==> flow/design.v <==
`timescale 1ns / 1ps
module ram_based_shift_regs #(
    parameter integer data_width = 8,  
    parameter integer delay_n = 16,  
    parameter shift_type = "ram",  
    parameter ram_type = "lutram",  
    parameter INIT_FILE = "no_init",  
    parameter en_output_register_init = "true",  
    parameter output_register_init_v = 0,  
    parameter real simulation_delay = 1  
)(
    input wire clk,
    input wire resetn,
    input wire[data_width-1:0] shift_in,
    input wire ce,
    output wire[data_width-1:0] shift_out
);
    function integer clogb2 (input integer bit_depth);
        integer temp;
    begin
        temp = bit_depth;
        for(clogb2 = -1;temp > 0;clogb2 = clogb2 + 1)
            temp = temp >> 1;
    end
    endfunction
    reg[data_width-1:0] shift_ffs[delay_n-1:0];
    genvar shift_ffs_i;
    generate
        for(shift_ffs_i = 0;shift_ffs_i < delay_n;shift_ffs_i = shift_ffs_i + 1)
        begin:shift_ffs_blk
            if(en_output_register_init == "false")
            begin
                always @(posedge clk)
                begin
                    if(ce)
                        shift_ffs[shift_ffs_i] <= (shift_ffs_i == 0) ?
                            shift_in:shift_ffs[shift_ffs_i-1];
                end
            end
            else
            begin
                always @(posedge clk or negedge resetn)
                begin
                    if(~resetn)
                        shift_ffs[shift_ffs_i] <= output_register_init_v;
                    else if(ce)
                        shift_ffs[shift_ffs_i] <= (shift_ffs_i == 0) ?
                            shift_in:shift_ffs[shift_ffs_i-1];
                end
            end
        end
    endgenerate
    assign shift_out = shift_ffs[delay_n-1];
endmodule
`timescale 1ns / 1ps
module add_tree_2_4_8_16_32 #(
    parameter integer add_input_n = 16,  
	parameter integer add_width = 32,  
	parameter real simulation_delay = 1  
)(
	input wire aclk,
	input wire aresetn,
	input wire aclken,
	input wire[add_input_n*add_width-1:0] add_in,
	input wire add_in_vld,
	output wire signed[add_width+5-1:0] add_out,
	output wire add_out_vld
);
	wire signed[add_width-1:0] add_s0_in[0:31];
	wire add_s0_in_vld;
	reg signed[add_width+1-1:0] add_s0_out[0:15];
	reg add_s0_out_vld;
	genvar add_s0_i;
	generate
		for(add_s0_i = 0;add_s0_i < 16;add_s0_i = add_s0_i + 1)
		begin:add_s0_blk
			always @(posedge aclk)
			begin
				if(aclken & add_s0_in_vld)
					add_s0_out[add_s0_i] <= add_s0_in[add_s0_i*2] + add_s0_in[add_s0_i*2+1];
			end
		end
	endgenerate
	always @(posedge aclk or negedge aresetn)
	begin
		if(~aresetn)
			add_s0_out_vld <= 1'b0;
		else if(aclken)
			add_s0_out_vld <= add_s0_in_vld;
	end
	wire signed[add_width+1-1:0] add_s1_in[0:15];
	wire add_s1_in_vld;
	reg signed[add_width+2-1:0] add_s1_out[0:7];
	reg add_s1_out_vld;
	genvar add_s1_i;
	generate
		for(add_s1_i = 0;add_s1_i < 8;add_s1_i = add_s1_i + 1)
		begin:add_s1_blk
			always @(posedge aclk)
			begin
				if(aclken & add_s1_in_vld)
					add_s1_out[add_s1_i] <= add_s1_in[add_s1_i*2] + add_s1_in[add_s1_i*2+1];
			end
		end
	endgenerate
	always @(posedge aclk or negedge aresetn)
	begin
		if(~aresetn)
			add_s1_out_vld <= 1'b0;
		else if(aclken)
			add_s1_out_vld <= add_s1_in_vld;
	end
	wire signed[add_width+2-1:0] add_s2_in[0:7];
	wire add_s2_in_vld;
	reg signed[add_width+3-1:0] add_s2_out[0:3];
	reg add_s2_out_vld;
	genvar add_s2_i;
	generate
		for(add_s2_i = 0;add_s2_i < 4;add_s2_i = add_s2_i + 1)
		begin:add_s2_blk
			always @(posedge aclk)
			begin
				if(aclken & add_s2_in_vld)
					add_s2_out[add_s2_i] <= add_s2_in[add_s2_i*2] + add_s2_in[add_s2_i*2+1];
			end
		end
	endgenerate
	always @(posedge aclk or negedge aresetn)
	begin
		if(~aresetn)
			add_s2_out_vld <= 1'b0;
		else if(aclken)
			add_s2_out_vld <= add_s2_in_vld;
	end
	wire signed[add_width+3-1:0] add_s3_in[0:3];
	wire add_s3_in_vld;
	reg signed[add_width+4-1:0] add_s3_out[0:1];
	reg add_s3_out_vld;
	genvar add_s3_i;
	generate
		for(add_s3_i = 0;add_s3_i < 2;add_s3_i = add_s3_i + 1)
		begin:add_s3_blk
			always @(posedge aclk)
			begin
				if(aclken & add_s3_in_vld)
					add_s3_out[add_s3_i] <= add_s3_in[add_s3_i*2] + add_s3_in[add_s3_i*2+1];
			end
		end
	endgenerate
	always @(posedge aclk or negedge aresetn)
	begin
		if(~aresetn)
			add_s3_out_vld <= 1'b0;
		else if(aclken)
			add_s3_out_vld <= add_s3_in_vld;
	end
	wire signed[add_width+4-1:0] add_s4_in[0:1];
	wire add_s4_in_vld;
	reg signed[add_width+5-1:0] add_s4_out;
	reg add_s4_out_vld;
	assign add_out = add_s4_out;
	assign add_out_vld = add_s4_out_vld;
	always @(posedge aclk)
	begin
		if(aclken & add_s4_in_vld)
			add_s4_out <= add_s4_in[0] + add_s4_in[1];
	end
	always @(posedge aclk or negedge aresetn)
	begin
		if(~aresetn)
			add_s4_out_vld <= 1'b0;
		else if(aclken)
			add_s4_out_vld <= add_s4_in_vld;
	end
	genvar add_s0_in_i;
	generate
		for(add_s0_in_i = 0;add_s0_in_i < 32;add_s0_in_i = add_s0_in_i + 1)
		begin:add_s0_in_blk
			if(add_input_n == 32)
				assign add_s0_in[add_s0_in_i] = $signed(add_in[(add_s0_in_i+1)*add_width-1:add_s0_in_i*add_width]);
			else
				assign add_s0_in[add_s0_in_i] = {add_width{1'bx}};
		end
	endgenerate
	genvar add_s1_in_i;
	generate
		for(add_s1_in_i = 0;add_s1_in_i < 16;add_s1_in_i = add_s1_in_i + 1)
		begin:add_s1_in_blk
			if(add_input_n == 16)
				assign add_s1_in[add_s1_in_i] = $signed(add_in[(add_s1_in_i+1)*add_width-1:add_s1_in_i*add_width]);
			else
				assign add_s1_in[add_s1_in_i] = add_s0_out[add_s1_in_i];
		end
	endgenerate
	genvar add_s2_in_i;
	generate
		for(add_s2_in_i = 0;add_s2_in_i < 8;add_s2_in_i = add_s2_in_i + 1)
		begin:add_s2_in_blk
			if(add_input_n == 8)
				assign add_s2_in[add_s2_in_i] = $signed(add_in[(add_s2_in_i+1)*add_width-1:add_s2_in_i*add_width]);
			else
				assign add_s2_in[add_s2_in_i] = add_s1_out[add_s2_in_i];
		end
	endgenerate
	genvar add_s3_in_i;
	generate
		for(add_s3_in_i = 0;add_s3_in_i < 4;add_s3_in_i = add_s3_in_i + 1)
		begin:add_s3_in_blk
			if(add_input_n == 4)
				assign add_s3_in[add_s3_in_i] = $signed(add_in[(add_s3_in_i+1)*add_width-1:add_s3_in_i*add_width]);
			else
				assign add_s3_in[add_s3_in_i] = add_s2_out[add_s3_in_i];
		end
	endgenerate
	genvar add_s4_in_i;
	generate
		for(add_s4_in_i = 0;add_s4_in_i < 2;add_s4_in_i = add_s4_in_i + 1)
		begin:add_s4_in_blk
			if(add_input_n == 2)
				assign add_s4_in[add_s4_in_i] = $signed(add_in[(add_s4_in_i+1)*add_width-1:add_s4_in_i*add_width]);
			else
				assign add_s4_in[add_s4_in_i] = add_s3_out[add_s4_in_i];
		end
	endgenerate
	assign add_s0_in_vld = (add_input_n == 32) ? add_in_vld:1'b0;
	assign add_s1_in_vld = (add_input_n == 16) ? add_in_vld:add_s0_out_vld;
	assign add_s2_in_vld = (add_input_n == 8) ? add_in_vld:add_s1_out_vld;
	assign add_s3_in_vld = (add_input_n == 4) ? add_in_vld:add_s2_out_vld;
	assign add_s4_in_vld = (add_input_n == 2) ? add_in_vld:add_s3_out_vld;
endmodule
`timescale 1ns / 1ps
module max_tree_2_4_8_16_32 #(
    parameter integer cmp_input_n = 4,  
	parameter integer cmp_width = 4,  
	parameter real simulation_delay = 1  
)(
	input wire aclk,
	input wire aresetn,
	input wire aclken,
	input wire[cmp_input_n*cmp_width-1:0] cmp_in,
	input wire cmp_in_vld,
	output wire signed[cmp_width-1:0] cmp_out,
	output wire cmp_out_vld
);
	wire signed[cmp_width-1:0] cmp_in_arr[0:31];
	wire[31:0] cmp_in_mask;
	genvar cmp_in_i;
	generate
		for(cmp_in_i = 0;cmp_in_i < 32;cmp_in_i = cmp_in_i + 1)
		begin:cmp_in_blk
			assign cmp_in_arr[cmp_in_i] = 
				((cmp_in_i % (32/cmp_input_n)) == 0) ? 
					cmp_in[((cmp_in_i/(32/cmp_input_n))+1)*cmp_width-1:(cmp_in_i/(32/cmp_input_n))*cmp_width]:
					{1'b1, {(cmp_width-1){1'b0}}};
			assign cmp_in_mask[cmp_in_i] = 
				((cmp_in_i % (32/cmp_input_n)) == 0) ? 
					1'b1:
					1'b0;
		end
	endgenerate
	wire signed[cmp_width-1:0] cmp_s1_res[0:15];
	wire[15:0] cmp_s1_mask;
	wire signed[cmp_width-1:0] cmp_s2_res[0:7];
	wire[7:0] cmp_s2_mask;
	reg signed[cmp_width-1:0] cmp_s3_res[0:3];
	reg[3:0] cmp_s3_mask;
	reg cmp_in_vld_d1;
	genvar cmp_s1_i;
	generate
		for(cmp_s1_i = 0;cmp_s1_i < 16;cmp_s1_i = cmp_s1_i + 1)
		begin:cmp_s1_blk
			assign cmp_s1_res[cmp_s1_i] = 
				(cmp_in_mask[cmp_s1_i*2] & (cmp_in_arr[cmp_s1_i*2] > cmp_in_arr[cmp_s1_i*2+1])) ? 
					cmp_in_arr[cmp_s1_i*2]:
					cmp_in_arr[cmp_s1_i*2+1];
			assign cmp_s1_mask[cmp_s1_i] = 
				cmp_in_mask[cmp_s1_i*2] | cmp_in_mask[cmp_s1_i*2+1];
		end
	endgenerate
	genvar cmp_s2_i;
	generate
		for(cmp_s2_i = 0;cmp_s2_i < 8;cmp_s2_i = cmp_s2_i + 1)
		begin:cmp_s2_blk
			assign cmp_s2_res[cmp_s2_i] = 
				(cmp_s1_mask[cmp_s2_i*2] & (cmp_s1_res[cmp_s2_i*2] > cmp_s1_res[cmp_s2_i*2+1])) ? 
					cmp_s1_res[cmp_s2_i*2]:
					cmp_s1_res[cmp_s2_i*2+1];
			assign cmp_s2_mask[cmp_s2_i] = 
				cmp_s1_mask[cmp_s2_i*2] | cmp_s1_mask[cmp_s2_i*2+1];
		end
	endgenerate
	genvar cmp_s3_i;
	generate
		for(cmp_s3_i = 0;cmp_s3_i < 4;cmp_s3_i = cmp_s3_i + 1)
		begin:cmp_s3_blk
			always @(posedge aclk)
			begin
				if(aclken & cmp_in_vld)
				begin
					cmp_s3_res[cmp_s3_i] <= 
						(cmp_s2_mask[cmp_s3_i*2] & (cmp_s2_res[cmp_s3_i*2] > cmp_s2_res[cmp_s3_i*2+1])) ? 
							cmp_s2_res[cmp_s3_i*2]:
							cmp_s2_res[cmp_s3_i*2+1];
					cmp_s3_mask[cmp_s3_i] <= 
						cmp_s2_mask[cmp_s3_i*2] | cmp_s2_mask[cmp_s3_i*2+1];
				end
			end
		end
	endgenerate
	always @(posedge aclk or negedge aresetn)
	begin
		if(~aresetn)
			cmp_in_vld_d1 <= 1'b0;
		else if(aclken)
			cmp_in_vld_d1 <= cmp_in_vld;
	end
	wire signed[cmp_width-1:0] cmp_s4_res[0:1];
	wire[1:0] cmp_s4_mask;
	reg signed[cmp_width-1:0] cmp_s5_res;
	reg cmp_in_vld_d2;
	assign cmp_s4_res[0] = 
		(cmp_s3_mask[0] & (cmp_s3_res[0] > cmp_s3_res[1])) ? 
			cmp_s3_res[0]:
			cmp_s3_res[1];
	assign cmp_s4_res[1] = 
		(cmp_s3_mask[2] & (cmp_s3_res[2] > cmp_s3_res[3])) ? 
			cmp_s3_res[2]:
			cmp_s3_res[3];
	assign cmp_s4_mask[0] = cmp_s3_mask[0] | cmp_s3_mask[1];
	assign cmp_s4_mask[1] = cmp_s3_mask[2] | cmp_s3_mask[3];
	always @(posedge aclk)
	begin
		if(aclken & cmp_in_vld_d1)
			cmp_s5_res <= 
				(cmp_s4_mask[0] & (cmp_s4_res[0] > cmp_s4_res[1])) ? 
					cmp_s4_res[0]:
					cmp_s4_res[1];
	end
	always @(posedge aclk or negedge aresetn)
	begin
		if(~aresetn)
			cmp_in_vld_d2 <= 1'b0;
		else if(aclken)
			cmp_in_vld_d2 <= cmp_in_vld_d1;
	end
	assign cmp_out = cmp_s5_res;
	assign cmp_out_vld = cmp_in_vld_d2;
endmodule
`timescale 1ns / 1ps
module signed_mul #(
	parameter integer op_a_width = 16,  
	parameter integer op_b_width = 16,  
	parameter integer output_width = 32,  
	parameter en_in_reg = "false",  
	parameter en_out_reg = "false",  
	parameter real simulation_delay = 1  
)(
	input wire clk,
	input wire ce_in_reg,
	input wire ce_mul,
	input wire ce_out_reg,
	input wire signed[op_a_width-1:0] op_a,
	input wire signed[op_b_width-1:0] op_b,
	output wire signed[output_width-1:0] res
);
	reg signed[op_a_width-1:0] op_a_r;
	reg signed[op_b_width-1:0] op_b_r;
	always @(posedge clk)
	begin
		if(ce_in_reg)
		begin
			op_a_r <= op_a;
			op_b_r <= op_b;
		end
	end
	wire signed[op_a_width-1:0] mul_in1;
	wire signed[op_b_width-1:0] mul_in2;
	reg signed[(op_a_width+op_b_width)-1:0] mul_res;
	assign mul_in1 = (en_in_reg == "false") ? op_a:op_a_r;
	assign mul_in2 = (en_in_reg == "false") ? op_b:op_b_r;
	always @(posedge clk)
	begin
		if(ce_mul)
			mul_res <= mul_in1 * mul_in2;
	end
	reg signed[(op_a_width+op_b_width)-1:0] res_r;
	assign res = (en_out_reg == "false") ? mul_res:res_r;
	always @(posedge clk)
	begin
		if(ce_out_reg)
			res_r <= mul_res;
	end
endmodule
`timescale 1ns / 1ps
module conv_mac_cell #(
	parameter integer ATOMIC_C = 4,  
	parameter EN_SMALL_FP16 = "true",  
	parameter integer INFO_ALONG_WIDTH = 2,  
	parameter real SIM_DELAY = 1  
)(
	input wire aclk,
	input wire aresetn,
	input wire aclken,
	input wire[1:0] calfmt,  
	input wire[ATOMIC_C*16-1:0] mac_in_ftm,  
	input wire[ATOMIC_C*16-1:0] mac_in_wgt,  
	input wire mac_in_ftm_masked,  
	input wire[INFO_ALONG_WIDTH-1:0] mac_in_info_along,  
	input wire mac_in_valid,  
	output wire[7:0] mac_out_exp,  
	output wire signed[39:0] mac_out_frac,  
	output wire[INFO_ALONG_WIDTH-1:0] mac_out_info_along,  
	output wire mac_out_valid,  
	output wire[ATOMIC_C*16-1:0] mul_op_a,  
	output wire[ATOMIC_C*16-1:0] mul_op_b,  
	output wire mul_ce,  
	input wire[ATOMIC_C*32-1:0] mul_res  
);
    function integer clogb2(input integer bit_depth);
    begin
		if(bit_depth == 0)
			clogb2 = 0;
		else
		begin
			for(clogb2 = -1;bit_depth > 0;clogb2 = clogb2 + 1)
				bit_depth = bit_depth >> 1;
		end
    end
    endfunction
	localparam CAL_FMT_INT8 = 2'b00;
	localparam CAL_FMT_INT16 = 2'b01;
	localparam CAL_FMT_FP16 = 2'b10;
	wire mul_ce_inner;
	wire signed[15:0] mul_op_a_arr[0:ATOMIC_C-1];  
	wire signed[15:0] mul_op_b_arr[0:ATOMIC_C-1];  
	reg mul_ce_inner_d1;
	reg signed[15:0] mul_op_a_arr_d1[0:ATOMIC_C-1];  
	reg signed[15:0] mul_op_b_arr_d1[0:ATOMIC_C-1];  
	wire signed[31:0] mul_res_arr[0:ATOMIC_C-1];  
	assign mul_ce = aclken & mul_ce_inner_d1;
	genvar mul_i;
	generate
		for(mul_i = 0;mul_i < ATOMIC_C;mul_i = mul_i + 1)
		begin:mul_blk
			assign mul_op_a[mul_i*16+15:mul_i*16] = mul_op_a_arr_d1[mul_i];
			assign mul_op_b[mul_i*16+15:mul_i*16] = mul_op_b_arr_d1[mul_i];
			assign mul_res_arr[mul_i] = $signed(mul_res[mul_i*32+31:mul_i*32]);
			always @(posedge aclk)
			begin
				if(aclken & mul_ce_inner)
				begin
					mul_op_a_arr_d1[mul_i] <= mul_op_a_arr[mul_i];
					mul_op_b_arr_d1[mul_i] <= mul_op_b_arr[mul_i];
				end
			end
		end
	endgenerate
	always @(posedge aclk or negedge aresetn)
	begin
		if(~aresetn)
			mul_ce_inner_d1 <= 1'b0;
		else if(aclken)
			mul_ce_inner_d1 <= mul_ce_inner;
	end
	wire[15:0] mac_in_ftm_arr[0:ATOMIC_C-1];  
	wire[15:0] mac_in_wgt_arr[0:ATOMIC_C-1];  
	genvar mac_in_i;
	generate
		for(mac_in_i = 0;mac_in_i < ATOMIC_C;mac_in_i = mac_in_i + 1)
		begin:mac_in_blk
			assign mac_in_ftm_arr[mac_in_i] = mac_in_ftm[mac_in_i*16+15:mac_in_i*16];
			assign mac_in_wgt_arr[mac_in_i] = mac_in_wgt[mac_in_i*16+15:mac_in_i*16];
		end
	endgenerate
	wire signed[31:0] add_tree_in_arr[0:ATOMIC_C-1];
	wire[ATOMIC_C*32-1:0] add_tree_in;
	wire add_tree_in_mask;
	wire add_tree_in_valid;
	wire signed[36:0] add_tree_out;
	wire add_tree_out_mask;
	wire add_tree_out_valid;
	genvar add_tree_in_i;
	generate
		for(add_tree_in_i = 0;add_tree_in_i < ATOMIC_C;add_tree_in_i = add_tree_in_i + 1)
		begin:add_tree_in_blk
			assign add_tree_in[add_tree_in_i*32+31:add_tree_in_i*32] = add_tree_in_arr[add_tree_in_i];
		end
	endgenerate
	generate
		if(ATOMIC_C != 1)
		begin
			add_tree_2_4_8_16_32 #(
				.add_input_n(ATOMIC_C),
				.add_width(32),
				.simulation_delay(SIM_DELAY)
			)add_tree_u(
				.aclk(aclk),
				.aresetn(aresetn),
				.aclken(aclken),
				.add_in(add_tree_in),
				.add_in_vld(add_tree_in_valid),
				.add_out(add_tree_out),
				.add_out_vld(add_tree_out_valid)
			);
			ram_based_shift_regs #(
				.data_width(1),
				.delay_n(clogb2(ATOMIC_C)),
				.shift_type("ff"),
				.en_output_register_init("true"),
				.simulation_delay(SIM_DELAY)
			)delay_for_mask_along_with_add_tree_u(
				.clk(aclk),
				.resetn(aresetn),
				.shift_in(add_tree_in_mask),
				.ce(aclken),
				.shift_out(add_tree_out_mask)
			);
		end
		else
		begin
			assign add_tree_out = $signed(add_tree_in);
			assign add_tree_out_mask = add_tree_in_mask;
			assign add_tree_out_valid = add_tree_in_valid;
		end
	endgenerate
	reg mac_in_valid_d1;  
	reg mac_in_valid_d2;  
	reg mac_in_valid_d3;  
	reg mac_in_valid_d4;  
	always @(posedge aclk or negedge aresetn)
	begin
		if(~aresetn)
			{mac_in_valid_d4, mac_in_valid_d3, mac_in_valid_d2, mac_in_valid_d1} <= 4'b0000;
		else if(aclken)
			{mac_in_valid_d4, mac_in_valid_d3, mac_in_valid_d2, mac_in_valid_d1} <= 
				{mac_in_valid_d3, mac_in_valid_d2, mac_in_valid_d1, mac_in_valid};
	end
	reg mac_in_ftm_masked_d1;  
	reg mac_in_ftm_masked_d2;  
	reg mac_in_ftm_masked_d3;  
	reg mac_in_ftm_masked_d4;  
	always @(posedge aclk)
	begin
		if(aclken & mac_in_valid)
			mac_in_ftm_masked_d1 <= mac_in_ftm_masked;
	end
	always @(posedge aclk)
	begin
		if(aclken & mac_in_valid_d1)
			mac_in_ftm_masked_d2 <= mac_in_ftm_masked_d1;
	end
	always @(posedge aclk)
	begin
		if(aclken & mac_in_valid_d2)
			mac_in_ftm_masked_d3 <= mac_in_ftm_masked_d2;
	end
	always @(posedge aclk)
	begin
		if(aclken & mac_in_valid_d3)
			mac_in_ftm_masked_d4 <= mac_in_ftm_masked_d3;
	end
	wire signed[15:0] mul_op_a_int16_arr[0:ATOMIC_C-1];  
	wire signed[15:0] mul_op_b_int16_arr[0:ATOMIC_C-1];  
	wire mul_ce_int16;  
	wire signed[31:0] add_tree_in_int16_arr[0:ATOMIC_C-1];
	wire add_tree_in_int16_mask;
	wire add_tree_in_int16_valid;
	wire signed[39:0] mac_out_frac_int16;  
	wire mac_out_int16_mask;
	wire mac_out_int16_valid;
	assign mul_ce_int16 = mac_in_valid & (~mac_in_ftm_masked);
	assign add_tree_in_int16_mask = mac_in_ftm_masked_d2;
	assign add_tree_in_int16_valid = mac_in_valid_d2;
	assign mac_out_frac_int16 = {{3{add_tree_out[36]}}, add_tree_out};
	assign mac_out_int16_mask = add_tree_out_mask;
	assign mac_out_int16_valid = add_tree_out_valid;
	genvar cal_int16_i;
	generate
		for(cal_int16_i = 0;cal_int16_i < ATOMIC_C;cal_int16_i = cal_int16_i + 1)
		begin:cal_int16_blk
			assign mul_op_a_int16_arr[cal_int16_i] = $signed(mac_in_ftm_arr[cal_int16_i]);
			assign mul_op_b_int16_arr[cal_int16_i] = $signed(mac_in_wgt_arr[cal_int16_i]);
			assign add_tree_in_int16_arr[cal_int16_i] = mul_res_arr[cal_int16_i];
		end
	endgenerate
	wire signed[15:0] mul_op_a_fp16_arr[0:ATOMIC_C-1];  
	wire signed[15:0] mul_op_b_fp16_arr[0:ATOMIC_C-1];  
	wire mul_ce_fp16;  
	wire signed[31:0] add_tree_in_fp16_arr[0:ATOMIC_C-1];
	wire add_tree_in_fp16_mask;
	wire add_tree_in_fp16_valid;
	wire signed[4:0] max_cmp_tree_in_arr[0:ATOMIC_C-1];  
	wire[ATOMIC_C*5-1:0] max_cmp_tree_in;  
	wire max_cmp_tree_in_valid;  
	wire signed[4:0] max_cmp_tree_out;  
	wire[7:0] mac_out_exp_fp16;  
	wire signed[39:0] mac_out_frac_fp16;  
	wire mac_out_fp16_mask;
	wire mac_out_fp16_valid;
	wire fp16_s_f[0:ATOMIC_C-1];  
	wire[4:0] fp16_e_f[0:ATOMIC_C-1];  
	wire[9:0] fp16_m_f[0:ATOMIC_C-1];  
	wire fp16_s_w[0:ATOMIC_C-1];  
	wire[4:0] fp16_e_w[0:ATOMIC_C-1];  
	wire[9:0] fp16_m_w[0:ATOMIC_C-1];  
	wire[13:0] fp16_mts_f[0:ATOMIC_C-1];  
	wire[13:0] fp16_mts_w[0:ATOMIC_C-1];  
	reg fp16_mtso_sign[0:ATOMIC_C-1];  
	reg fp16_mtso_sign_d1[0:ATOMIC_C-1];  
	reg[3:0] fp16_e_h3_f_add_w[0:ATOMIC_C-1];  
	reg[3:0] fp16_e_h3_f_add_w_d1[0:ATOMIC_C-1];  
	reg[3:0] fp16_e_h3_f_add_w_d2[0:ATOMIC_C-1];  
	wire[3:0] fp16_func;  
	reg[3:0] fp16_func_d1;  
	wire[5:0] fp16_set[0:ATOMIC_C-1];  
	reg signed[28:0] fp16_signed_mtso[0:ATOMIC_C-1];  
	reg signed[28:0] fp16_shifted_mtso[0:ATOMIC_C-1];  
	assign mul_ce_fp16 = mac_in_valid & (~mac_in_ftm_masked);
	assign add_tree_in_fp16_mask = mac_in_ftm_masked_d4;
	assign add_tree_in_fp16_valid = mac_in_valid_d4;
	assign max_cmp_tree_in_valid = (calfmt == CAL_FMT_FP16) & mac_in_valid_d1 & (~mac_in_ftm_masked_d1);
	assign mac_out_frac_fp16 = {{3{add_tree_out[36]}}, add_tree_out};
	assign mac_out_fp16_mask = add_tree_out_mask;
	assign mac_out_fp16_valid = add_tree_out_valid;
	assign fp16_func = max_cmp_tree_out[3:0];
	genvar fp16_in_i;
	generate
		for(fp16_in_i = 0;fp16_in_i < ATOMIC_C;fp16_in_i = fp16_in_i + 1)
		begin:fp16_in_blk
			assign {fp16_s_f[fp16_in_i], fp16_e_f[fp16_in_i], fp16_m_f[fp16_in_i]} = 
				mac_in_ftm_arr[fp16_in_i];
			assign {fp16_s_w[fp16_in_i], fp16_e_w[fp16_in_i], fp16_m_w[fp16_in_i]} = 
				mac_in_wgt_arr[fp16_in_i];
		end
	endgenerate
	genvar fp16_mts_i;
	generate
		for(fp16_mts_i = 0;fp16_mts_i < ATOMIC_C;fp16_mts_i = fp16_mts_i + 1)
		begin:fp16_mts_blk
			assign fp16_mts_f[fp16_mts_i] = 
				{3'b000, (EN_SMALL_FP16 == "false") | (fp16_e_f[fp16_mts_i] != 5'b00000), fp16_m_f[fp16_mts_i]} << 
					(
						((EN_SMALL_FP16 == "false") | (fp16_e_f[fp16_mts_i] != 5'b00000)) ? 
							fp16_e_f[fp16_mts_i][1:0]:
							2'b01
					);
			assign fp16_mts_w[fp16_mts_i] = 
				{3'b000, (EN_SMALL_FP16 == "false") | (fp16_e_w[fp16_mts_i] != 5'b00000), fp16_m_w[fp16_mts_i]} << 
					(
						((EN_SMALL_FP16 == "false") | (fp16_e_w[fp16_mts_i] != 5'b00000)) ? 
							fp16_e_w[fp16_mts_i][1:0]:
							2'b01
					);
		end
	endgenerate
	genvar fp16_mtso_sign_i;
	generate
		for(fp16_mtso_sign_i = 0;fp16_mtso_sign_i < ATOMIC_C;fp16_mtso_sign_i = fp16_mtso_sign_i + 1)
		begin:fp16_mtso_sign_blk
			always @(posedge aclk)
			begin
				if(aclken & (calfmt == CAL_FMT_FP16) & mac_in_valid & (~mac_in_ftm_masked))
					fp16_mtso_sign[fp16_mtso_sign_i] <= fp16_s_f[fp16_mtso_sign_i] ^ fp16_s_w[fp16_mtso_sign_i];
			end
			always @(posedge aclk)
			begin
				if(aclken & (calfmt == CAL_FMT_FP16) & mac_in_valid_d1 & (~mac_in_ftm_masked_d1))
					fp16_mtso_sign_d1[fp16_mtso_sign_i] <= fp16_mtso_sign[fp16_mtso_sign_i];
			end
		end
	endgenerate
	genvar fp16_mts_mul_i;
	generate
		for(fp16_mts_mul_i = 0;fp16_mts_mul_i < ATOMIC_C;fp16_mts_mul_i = fp16_mts_mul_i + 1)
		begin:fp16_mts_mul_blk
			assign mul_op_a_fp16_arr[fp16_mts_mul_i] = {2'b00, fp16_mts_f[fp16_mts_mul_i]};
			assign mul_op_b_fp16_arr[fp16_mts_mul_i] = {2'b00, fp16_mts_w[fp16_mts_mul_i]};
		end
	endgenerate
	genvar fp16_e_h3_f_add_w_i;
	generate
		for(fp16_e_h3_f_add_w_i = 0;fp16_e_h3_f_add_w_i < ATOMIC_C;fp16_e_h3_f_add_w_i = fp16_e_h3_f_add_w_i + 1)
		begin:fp16_e_h3_f_add_w_blk
			always @(posedge aclk)
			begin
				if(aclken & (calfmt == CAL_FMT_FP16) & mac_in_valid & (~mac_in_ftm_masked))
					fp16_e_h3_f_add_w[fp16_e_h3_f_add_w_i] <= 
						fp16_e_f[fp16_e_h3_f_add_w_i][4:2] + fp16_e_w[fp16_e_h3_f_add_w_i][4:2];
			end
			always @(posedge aclk)
			begin
				if(aclken & (calfmt == CAL_FMT_FP16) & mac_in_valid_d1 & (~mac_in_ftm_masked_d1))
					fp16_e_h3_f_add_w_d1[fp16_e_h3_f_add_w_i] <= 
						fp16_e_h3_f_add_w[fp16_e_h3_f_add_w_i];
			end
			always @(posedge aclk)
			begin
				if(aclken & (calfmt == CAL_FMT_FP16) & mac_in_valid_d2 & (~mac_in_ftm_masked_d2))
					fp16_e_h3_f_add_w_d2[fp16_e_h3_f_add_w_i] <= 
						fp16_e_h3_f_add_w_d1[fp16_e_h3_f_add_w_i];
			end
		end
	endgenerate
	genvar fp16_signed_mtso_i;
	generate
		for(fp16_signed_mtso_i = 0;fp16_signed_mtso_i < ATOMIC_C;fp16_signed_mtso_i = fp16_signed_mtso_i + 1)
		begin:fp16_signed_mtso_blk
			always @(posedge aclk)
			begin
				if(aclken & (calfmt == CAL_FMT_FP16) & mac_in_valid_d2 & (~mac_in_ftm_masked_d2))
					fp16_signed_mtso[fp16_signed_mtso_i] <= 
						fp16_mtso_sign_d1[fp16_signed_mtso_i] ? 
							({1'b1, ~mul_res_arr[fp16_signed_mtso_i][27:0]} + 1'b1):
							{1'b0, mul_res_arr[fp16_signed_mtso_i][27:0]};
			end
		end
	endgenerate
	genvar max_cmp_tree_in_i;
	generate
		for(max_cmp_tree_in_i = 0;max_cmp_tree_in_i < ATOMIC_C;max_cmp_tree_in_i = max_cmp_tree_in_i + 1)
		begin:max_cmp_tree_in_blk
			assign max_cmp_tree_in_arr[max_cmp_tree_in_i] = 
				{1'b0, fp16_e_h3_f_add_w[max_cmp_tree_in_i]};
			assign max_cmp_tree_in[max_cmp_tree_in_i*5+4:max_cmp_tree_in_i*5] = 
				max_cmp_tree_in_arr[max_cmp_tree_in_i];
		end
	endgenerate
	generate
		if(ATOMIC_C != 1)
		begin
			max_tree_2_4_8_16_32 #(
				.cmp_input_n(ATOMIC_C),
				.cmp_width(5),
				.simulation_delay(SIM_DELAY)
			)max_tree_u(
				.aclk(aclk),
				.aresetn(aresetn),
				.aclken(aclken),
				.cmp_in(max_cmp_tree_in),
				.cmp_in_vld(max_cmp_tree_in_valid),
				.cmp_out(max_cmp_tree_out),
				.cmp_out_vld()
			);
		end
		else
		begin
			reg[4:0] max_cmp_tree_in_d1;  
			reg[4:0] max_cmp_tree_in_d2;  
			reg max_cmp_tree_in_valid_d1;  
			reg max_cmp_tree_in_valid_d2;  
			assign max_cmp_tree_out = max_cmp_tree_in_d2;
			always @(posedge aclk or negedge aresetn)
			begin
				if(~aresetn)
					{max_cmp_tree_in_valid_d2, max_cmp_tree_in_valid_d1} <= 2'b00;
				else if(aclken)
					{max_cmp_tree_in_valid_d2, max_cmp_tree_in_valid_d1} <= 
						{max_cmp_tree_in_valid_d1, max_cmp_tree_in_valid};
			end
			always @(posedge aclk)
			begin
				if(aclken & max_cmp_tree_in_valid)
					max_cmp_tree_in_d1 <= max_cmp_tree_in;
			end
			always @(posedge aclk)
			begin
				if(aclken & max_cmp_tree_in_valid_d1)
					max_cmp_tree_in_d2 <= max_cmp_tree_in_d1;
			end
		end
	endgenerate
	genvar fp16_shifted_mtso_i;
	generate
		for(fp16_shifted_mtso_i = 0;fp16_shifted_mtso_i < ATOMIC_C;fp16_shifted_mtso_i = fp16_shifted_mtso_i + 1)
		begin:fp16_shifted_mtso_blk
			assign fp16_set[fp16_shifted_mtso_i] = 
				{fp16_func - fp16_e_h3_f_add_w_d2[fp16_shifted_mtso_i], 2'b00};
			always @(posedge aclk)
			begin
				if(aclken & (calfmt == CAL_FMT_FP16) & mac_in_valid_d3 & (~mac_in_ftm_masked_d3))
				begin
					if(fp16_set[fp16_shifted_mtso_i] >= 6'd32)
						fp16_shifted_mtso[fp16_shifted_mtso_i] <= 29'd0;
					else
						fp16_shifted_mtso[fp16_shifted_mtso_i] <= 
							(fp16_set[fp16_shifted_mtso_i] == 6'd0) ? fp16_signed_mtso[fp16_shifted_mtso_i]:
							(fp16_set[fp16_shifted_mtso_i] == 6'd4)  ? {
																	       {4{fp16_signed_mtso[fp16_shifted_mtso_i][28]}}, 
																		   fp16_signed_mtso[fp16_shifted_mtso_i][28:4]
																	   }:
							(fp16_set[fp16_shifted_mtso_i] == 6'd8)  ? {
																	       {8{fp16_signed_mtso[fp16_shifted_mtso_i][28]}}, 
																		   fp16_signed_mtso[fp16_shifted_mtso_i][28:8]
																	   }:
							(fp16_set[fp16_shifted_mtso_i] == 6'd12) ? {
																	       {12{fp16_signed_mtso[fp16_shifted_mtso_i][28]}}, 
																		   fp16_signed_mtso[fp16_shifted_mtso_i][28:12]
																	   }:
							(fp16_set[fp16_shifted_mtso_i] == 6'd16) ? {
																	       {16{fp16_signed_mtso[fp16_shifted_mtso_i][28]}}, 
																		   fp16_signed_mtso[fp16_shifted_mtso_i][28:16]
																	   }:
							(fp16_set[fp16_shifted_mtso_i] == 6'd20) ? {
																	       {20{fp16_signed_mtso[fp16_shifted_mtso_i][28]}}, 
																		   fp16_signed_mtso[fp16_shifted_mtso_i][28:20]
																	   }:
							(fp16_set[fp16_shifted_mtso_i] == 6'd24) ? {
																	       {24{fp16_signed_mtso[fp16_shifted_mtso_i][28]}}, 
																		   fp16_signed_mtso[fp16_shifted_mtso_i][28:24]
																	   }:
																	   {
																	       {28{fp16_signed_mtso[fp16_shifted_mtso_i][28]}}, 
																		   fp16_signed_mtso[fp16_shifted_mtso_i][28:28]
																	   };
				end
			end
		end
	endgenerate
	genvar fp16_chn_acumm_i;
	generate
		for(fp16_chn_acumm_i = 0;fp16_chn_acumm_i < ATOMIC_C;fp16_chn_acumm_i = fp16_chn_acumm_i + 1)
		begin:fp16_chn_acumm_blk
			assign add_tree_in_fp16_arr[fp16_chn_acumm_i] = 
				{{3{fp16_shifted_mtso[fp16_chn_acumm_i][28]}}, fp16_shifted_mtso[fp16_chn_acumm_i]};
		end
	endgenerate
	generate
		if(ATOMIC_C != 1)
		begin
			ram_based_shift_regs #(
				.data_width(8),
				.delay_n(clogb2(ATOMIC_C)),
				.shift_type("ff"),
				.en_output_register_init("true"),
				.simulation_delay(SIM_DELAY)
			)delay_for_fp16_func_u(
				.clk(aclk),
				.resetn(aresetn),
				.shift_in({2'b00, fp16_func_d1, 2'b00}),
				.ce(aclken & (calfmt == CAL_FMT_FP16)),
				.shift_out(mac_out_exp_fp16)
			);
		end
		else
		begin
			assign mac_out_exp_fp16 = {2'b00, fp16_func_d1, 2'b00};
		end
	endgenerate
	always @(posedge aclk)
	begin
		if(aclken & (calfmt == CAL_FMT_FP16) & mac_in_valid_d3 & (~mac_in_ftm_masked_d3))
			fp16_func_d1 <= fp16_func;
	end
	assign mul_ce_inner = 
		((calfmt == CAL_FMT_FP16) & mul_ce_fp16) | 
		((calfmt == CAL_FMT_INT16) & mul_ce_int16);
	genvar mul_reuse_i;
	generate
		for(mul_reuse_i = 0;mul_reuse_i < ATOMIC_C;mul_reuse_i = mul_reuse_i + 1)
		begin:mul_reuse_blk
			assign mul_op_a_arr[mul_reuse_i] = 
				(calfmt == CAL_FMT_FP16) ? 
					mul_op_a_fp16_arr[mul_reuse_i]:
					mul_op_a_int16_arr[mul_reuse_i];
			assign mul_op_b_arr[mul_reuse_i] = 
				(calfmt == CAL_FMT_FP16) ? 
					mul_op_b_fp16_arr[mul_reuse_i]:
					mul_op_b_int16_arr[mul_reuse_i];
		end
	endgenerate
	assign add_tree_in_mask = 
		aclken & (
			((calfmt == CAL_FMT_FP16) & add_tree_in_fp16_mask) | 
			((calfmt == CAL_FMT_INT16) & add_tree_in_int16_mask)
		);
	assign add_tree_in_valid = 
		aclken & (
			((calfmt == CAL_FMT_FP16) & add_tree_in_fp16_valid) | 
			((calfmt == CAL_FMT_INT16) & add_tree_in_int16_valid)
		);
	genvar add_tree_reuse_i;
	generate
		for(add_tree_reuse_i = 0;add_tree_reuse_i < ATOMIC_C;add_tree_reuse_i = add_tree_reuse_i + 1)
		begin:add_tree_reuse_blk
			assign add_tree_in_arr[add_tree_reuse_i] = 
				(calfmt == CAL_FMT_FP16) ? 
					add_tree_in_fp16_arr[add_tree_reuse_i]:
					add_tree_in_int16_arr[add_tree_reuse_i];
		end
	endgenerate
	wire[INFO_ALONG_WIDTH-1:0] mac_out_info_along_fp16;  
	wire[INFO_ALONG_WIDTH-1:0] mac_out_info_along_int16;  
	assign mac_out_exp = 
		((calfmt == CAL_FMT_FP16) & (~mac_out_fp16_mask)) ? 
			mac_out_exp_fp16:
			8'd24;
	assign mac_out_frac = 
		(calfmt == CAL_FMT_FP16) ? 
			(mac_out_fp16_mask ? 40'd0:mac_out_frac_fp16):
			(mac_out_int16_mask ? 40'd0:mac_out_frac_int16);
	assign mac_out_info_along = 
		(calfmt == CAL_FMT_FP16) ? 
			mac_out_info_along_fp16:
			mac_out_info_along_int16;
	assign mac_out_valid = 
		aclken & (
			((calfmt == CAL_FMT_FP16) & mac_out_fp16_valid) | 
			((calfmt == CAL_FMT_INT16) & mac_out_int16_valid)
		);
	ram_based_shift_regs #(
		.data_width(INFO_ALONG_WIDTH),
		.delay_n(2+clogb2(ATOMIC_C)),
		.shift_type("ff"),
		.en_output_register_init("true"),
		.simulation_delay(SIM_DELAY)
	)delay_for_info_along_int16_u(
		.clk(aclk),
		.resetn(aresetn),
		.shift_in(mac_in_info_along),
		.ce(aclken),
		.shift_out(mac_out_info_along_int16)
	);
	ram_based_shift_regs #(
		.data_width(INFO_ALONG_WIDTH),
		.delay_n(2),
		.shift_type("ff"),
		.en_output_register_init("true"),
		.simulation_delay(SIM_DELAY)
	)delay_for_info_along_fp16_u(
		.clk(aclk),
		.resetn(aresetn),
		.shift_in(mac_out_info_along_int16),
		.ce(aclken & (calfmt == CAL_FMT_FP16)),
		.shift_out(mac_out_info_along_fp16)
	);
endmodule
`timescale 1ns / 1ps
module conv_mac_unit (
	input wire aclk,
	input wire aresetn,
	input wire aclken,
	input wire[1:0] calfmt,
	input wire[8*16-1:0] mac_in_ftm,
	input wire[8*16-1:0] mac_in_wgt,
	input wire mac_in_ftm_masked,
	input wire[1:0] mac_in_info_along,
	input wire mac_in_valid,
	output wire[7:0] mac_out_exp,
	output wire[39:0] mac_out_frac,
	output wire[1:0] mac_out_info_along,
	output wire mac_out_valid
);
	localparam integer ATOMIC_C = 8;
	wire[ATOMIC_C*16-1:0] mul_op_a;
	wire[ATOMIC_C*16-1:0] mul_op_b;
	wire mul_ce;
	wire[ATOMIC_C*32-1:0] mul_res;
	conv_mac_cell #(
		.ATOMIC_C(ATOMIC_C),
		.EN_SMALL_FP16("true"),
		.INFO_ALONG_WIDTH(2),
		.SIM_DELAY(0)
	)mac_cell_u(
		.aclk(aclk),
		.aresetn(aresetn),
		.aclken(aclken),
		.calfmt(calfmt),
		.mac_in_ftm(mac_in_ftm),
		.mac_in_wgt(mac_in_wgt),
		.mac_in_ftm_masked(mac_in_ftm_masked),
		.mac_in_info_along(mac_in_info_along),
		.mac_in_valid(mac_in_valid),
		.mac_out_exp(mac_out_exp),
		.mac_out_frac(mac_out_frac),
		.mac_out_info_along(mac_out_info_along),
		.mac_out_valid(mac_out_valid),
		.mul_op_a(mul_op_a),
		.mul_op_b(mul_op_b),
		.mul_ce(mul_ce),
		.mul_res(mul_res)
	);
	genvar mul_i;
	generate
		for(mul_i = 0;mul_i < ATOMIC_C;mul_i = mul_i + 1)
		begin:mul_blk
			signed_mul #(
				.op_a_width(16),
				.op_b_width(16),
				.output_width(32),
				.en_in_reg("false"),
				.en_out_reg("false"),
				.simulation_delay(0)
			)mul_u(
				.clk(aclk),
				.ce_in_reg(1'b0),
				.ce_mul(mul_ce),
				.ce_out_reg(1'b0),
				.op_a(mul_op_a[mul_i*16+15:mul_i*16]),
				.op_b(mul_op_b[mul_i*16+15:mul_i*16]),
				.res(mul_res[mul_i*32+31:mul_i*32])
			);
		end
	endgenerate
endmodule
Tool chain data of conv_mac_unit:

Tool output for the design above, in the order of the flow.
Line numbers count from 1 in the design file above.
Cell names lack the library's common part.
Not given: n/a

* design top: conv_mac_unit
* clock port: aclk
* cell library: sky130hd
* timing corner: tt_025C_1v80

Word-level counts:

Counts by Yosys on the flattened word-level netlist (proc, flatten, opt, wreduce). Print and check cells are left out. Cells with the same type and inputs are merged into one.

* equal/unequal tests: 50
* muxes and demuxes: 130
* reductions and logical operators: 24
* shift-type cells: 16
* order comparisons: 31
* bitwise operators: 60
* $mul: 8
* add/sub/neg operators: 31

Operators by type and width (count)
* 16-bit by 16-bit multiplier with 32-bit output: 8
* 28-bit two-way mux: 16
* 32-bit two-way mux: 8
* 29-bit by 1-bit adder with 29-bit output (second input constant): 8
* 11-bit by 2-bit << shifter with 14-bit output: 16
* 28-bit inverter: 8
* 14-bit two-way mux: 16
* 24-bit two-way mux: 8
* 20-bit two-way mux: 8
* 32-bit by 32-bit adder with 33-bit output: 4
* 16-bit two-way mux: 8
* 5-bit two-way mux: 22
* 4-bit by 3-bit equality test with 1-bit output (second input constant): 24
* 12-bit two-way mux: 8
* 5-bit > comparator (second input constant): 16
* 5-bit nonzero test: 16
* 35-bit by 35-bit adder with 36-bit output: 2
* 4-bit by 2-bit equality test with 1-bit output (second input constant): 16
* 8-bit two-way mux: 8
* 6-bit greater-or-equal comparator (second input constant): 8
* 6-bit zero test: 8
* 40-bit two-way mux: 1
* 36-bit by 36-bit adder with 37-bit output: 1
* 4-bit two-way mux: 9
* 1-bit bitwise AND: 35
* 5-bit > comparator: 7
* 2-bit two-way mux: 17
* 3-bit by 3-bit adder with 4-bit output: 8

Other operator kinds: 8; their cells: 36.

* elaborated cells: 493
* output and inout port bits: 51
* register bits: 1407
* input port bits: 265

Depth:

Longest topological path by Yosys (ltp), each cell counted once; first at word level (registers and memories cut), then after technology mapping (sequential cells cut; the memories' decode and read muxes count).

* word-level depth: 9
* ABC_AREA: 1
* depth in mapped cells: 28
* gate-level depth less buffers: 26

After synthesis:

Source: synth_stat.txt of the flow (Yosys; design flattened, memories mapped). It holds for the ABC_AREA given above (unset counts as 0); a run with the other value may have another netlist.
Totals and module areas in this step are rounded.

Cell types
* fa_1: count 2119, area in all 4.24E+04 um^2
* edfxtp_1: count 1357, area in all 4.07E+04 um^2
* inv_1: count 4619, area in all 1.73E+04 um^2
* nand2_1: count 4460, area in all 1.67E+04 um^2
* ha_1: count 970, area in all 1.21E+04 um^2
* o21ai_0: count 1095, area in all 5.48E+03 um^2
* xor2_1: count 534, area in all 4.68E+03 um^2
* a21oi_1: count 821, area in all 4.11E+03 um^2
* nor2_1: count 1083, area in all 4.07E+03 um^2
* clkbuf_1: count 629, area in all 2.36E+03 um^2
* nand3_1: count 425, area in all 2127.04 um^2
* xnor2_1: count 183, area in all 1.6E+03 um^2
* o221ai_1: count 125, area in all 1094.8 um^2
* dfrtp_1: count 38, area in all 950.912 um^2
* a21o_1: count 100, area in all 750.72 um^2
* o21bai_1: count 85, area in all 638.112 um^2
* o211ai_1: count 80, area in all 600.576 um^2
* nor3_1: count 109, area in all 545.523 um^2

Not listed: further types 48, cells in them 768.

* standard cells after synthesis: 19600
* sequential area: 42000 um^2
* flip-flops: 1395
* synthesis area: 160000 um^2
* buffers: 719

Worst setup path after synthesis:

Path of least setup slack by OpenSTA after synthesis, without wires, with an ideal clock, recovery checks aside; 20% of the period is set as input and as output delay. Where synthesis merged equal registers, the netlist keeps one of their names.

* path type: input to register
* start: in calfmt[1]
* end: reg mac_cell_u.fp16_e_h3_f_add_w_d2[0][0]
* path slack: -14236 ps
* input delay: 1400 ps
* driving pins on the path: 7
* clock period: 7000 ps
* time at the first pin: 1400 ps
* path delay: 19837 ps
* data arrival time: 20025 ps
* path buffers: 3
* setup time: 1212 ps
* required time: 5788 ps
* period reached after synthesis: 21236 ps

"path delay" is the arrival time less input delay plus setup time.
"driving pins on the path" counts driving pins, that of a launching flip-flop among them; a cell with two outputs on the path counts twice.
"period reached after synthesis" is the clock period less the worst setup slack; recovery checks do not enter. This is arithmetic on one report: input and output delays are still those of the set period (20% each).
Between the ends stands the longest chain of elaborated cells between them, by number of cells; it is not shown to be the way that was timed. Of several equally long chains one is given.
A line is the first line of the expression or statement that the cell stems from. Yosys adds cells for indexed reads and writes and turns some case tables into memories.

* path through: inv_1 nor2_1 inv_1 clkbuf_1 clkbuf_1 clkbuf_1 nor3_1
* length of the longest elaborated chain: 4
* elaborated cells between the ends (all ways): 4
* those cells by class: 1 x eq/ne; 3 x logic

Ends and longest elaborated chain, post-synthesis
* start, declared: line 942 `input wire[1:0] calfmt,`
* 2-bit equality test: line 698 `if(aclken & (calfmt == CAL_FMT_FP16) & mac_in_valid_d2 & (~mac_in_ftm_masked_d2))`
* 1-bit bitwise AND x3: line 698
* end, assigned: line 699 `fp16_e_h3_f_add_w_d2[fp16_e_h3_f_add_w_i] <=`
* end, declared: line 612 `reg[3:0] fp16_e_h3_f_add_w_d2[0:ATOMIC_C-1];`

Timing after layout:

From the final timing report of entry A: the path of least setup slack in the routed layout; clock arrival at registers is part of the times.
The report prints the path's times to 10 ps; the period is as set.

* path type: register to register
* start: reg mac_cell_u.mul_op_a_arr_d1[2][7]
* end: reg mul_blk[2].mul_u.mul_res[26]
* data arrival time: 7400 ps
* path slack: 230 ps
* time at the first pin: 890 ps
* driving pins on the path: 24
* clock period: 7000 ps
* setup time: 240 ps
* path buffers: 0
* required time: 7630 ps

Between the ends stands the longest chain of elaborated cells between them, by number of cells; it is not shown to be the way that was timed. Of several equally long chains one is given.

* path through: edfxtp_1 nand2_1 fa_1 inv_1 fa_1 inv_1 fa_1 inv_1 fa_1 fa_1 inv_1 fa_1 inv_1 ha_1 nand2_1 inv_1 nand2_1 nor3_1 nand4_1 nand3_1 a21o_1 nand2_1 nand3_1 nand2_1
* length of the longest elaborated chain: 1
* elaborated cells between the ends (all ways): 1
* RTL lines with such cells: 1
* those cells by class: 1 x mul

Ends and longest elaborated chain, post-layout
* start, declared: line 437 `reg signed[15:0] mul_op_a_arr_d1[0:ATOMIC_C-1];`
* start, assigned: line 452 `mul_op_a_arr_d1[mul_i] <= mul_op_a_arr[mul_i];`
* 16-bit by 16-bit multiplier with 32-bit output: line 384 `mul_res <= mul_in1 * mul_in2;`
* end, assigned: line 384
* end, declared: line 378 `reg signed[(op_a_width+op_b_width)-1:0] mul_res;`

Lab notebook: conv_mac_unit

Measured data: module conv_mac_unit, platform sky130hd, 2 stored runs of the flow under differing settings, order arbitrary. Input and output delays are each 20% of the period that was set; the output load is 0.01 pF.
"clock period achieved": clock period set for the run, less the worst setup slack. It is reckoned from that one timing run; input and output delays stay at 20% of the period that was set.
By "worst path time" is meant the share of the clock period that the worst setup path is allowed (20% is reserved at inputs, 20% at outputs), minus its slack. Clock arrival times at its registers enter into it.
"power consumption" is the tool's figure for a default switching activity; nothing was simulated.
"worst path time" is given in steps of 10 ps.
Results are given in rounded form.

### Entry A

==> flow/run.sh <==
#!/bin/bash
# the make line also repeats the synthesis and layout settings of config.mk as NAME=value (left out here)
make -C /OpenROAD-flow-scripts/flow DESIGN_CONFIG=/design/flow/config.mk WORK_HOME=/design/flow/orfs CLKGATE_MAP_FILE= finish
==> flow/config.mk <==
export PLATFORM = sky130hd
export DESIGN_NAME = conv_mac_unit
export DESIGN_NICKNAME = conv_mac_unit
export VERILOG_FILES = /design/flow/design.v
export SDC_FILE = /design/flow/constraint.sdc
export NUM_CORES = 4
export LEC_CHECK = 0
export ABC_AREA = 1
export CAP_MARGIN = 20
export CORE_ASPECT_RATIO = 0.72
export CORE_MARGIN = 9
export CORE_UTILIZATION = 40
export CTS_CLUSTER_DIAMETER = 137
export SLEW_MARGIN = 0
==> flow/constraint.sdc <==
create_clock -name core_clock -period 7.0 [get_ports {aclk}]
set_input_delay 1.4000 -clock core_clock [delete_from_list [all_inputs] [get_ports {aclk}]]
set_output_delay 1.4000 -clock core_clock [all_outputs]
set_load 0.01 [all_outputs]

Results of entry A:
- Standard-cell area after layout: 180000 um^2
- Full die area: 430000 um^2
- Setup total negative slack: 0 ps
- Worst-case hold slack: 410 ps
- Chip area in the Yosys report: 160000 um^2
- Utilization in the final report: 44 %
- Worst path time: 6770 ps
- Class of the worst setup path: register to register
- Clock period achieved: 6774 ps
- Worst setup slack after layout: 230 ps
- Power consumption: 90000 µW

### Entry B

==> flow/run.sh <==
#!/bin/bash
# the make line also repeats the synthesis and layout settings of config.mk as NAME=value (left out here)
make -C /OpenROAD-flow-scripts/flow DESIGN_CONFIG=/design/flow/config.mk WORK_HOME=/design/flow/orfs CLKGATE_MAP_FILE= finish
==> flow/config.mk <==
export PLATFORM = sky130hd
export DESIGN_NAME = conv_mac_unit
export DESIGN_NICKNAME = conv_mac_unit
export VERILOG_FILES = /design/flow/design.v
export SDC_FILE = /design/flow/constraint.sdc
export NUM_CORES = 4
export LEC_CHECK = 0
export CAP_MARGIN = 20
export CORE_MARGIN = 2
export CORE_UTILIZATION = 22
export SLEW_MARGIN = 20
==> flow/constraint.sdc <==
create_clock -name core_clock -period 6.84 [get_ports {aclk}]
set_input_delay 1.3680 -clock core_clock [delete_from_list [all_inputs] [get_ports {aclk}]]
set_output_delay 1.3680 -clock core_clock [all_outputs]
set_load 0.01 [all_outputs]

Results of entry B:
- Standard-cell area after layout: 180000 um^2
- Full die area: 720000 um^2
- Setup total negative slack: 0 ps
- Worst-case hold slack: 400 ps
- Chip area in the Yosys report: 160000 um^2
- Utilization in the final report: 25 %
- Worst path time: 6590 ps
- Class of the worst setup path: register to register
- Clock period achieved: 6589 ps
- Worst setup slack after layout: 250 ps
- Power consumption: 82000 µW
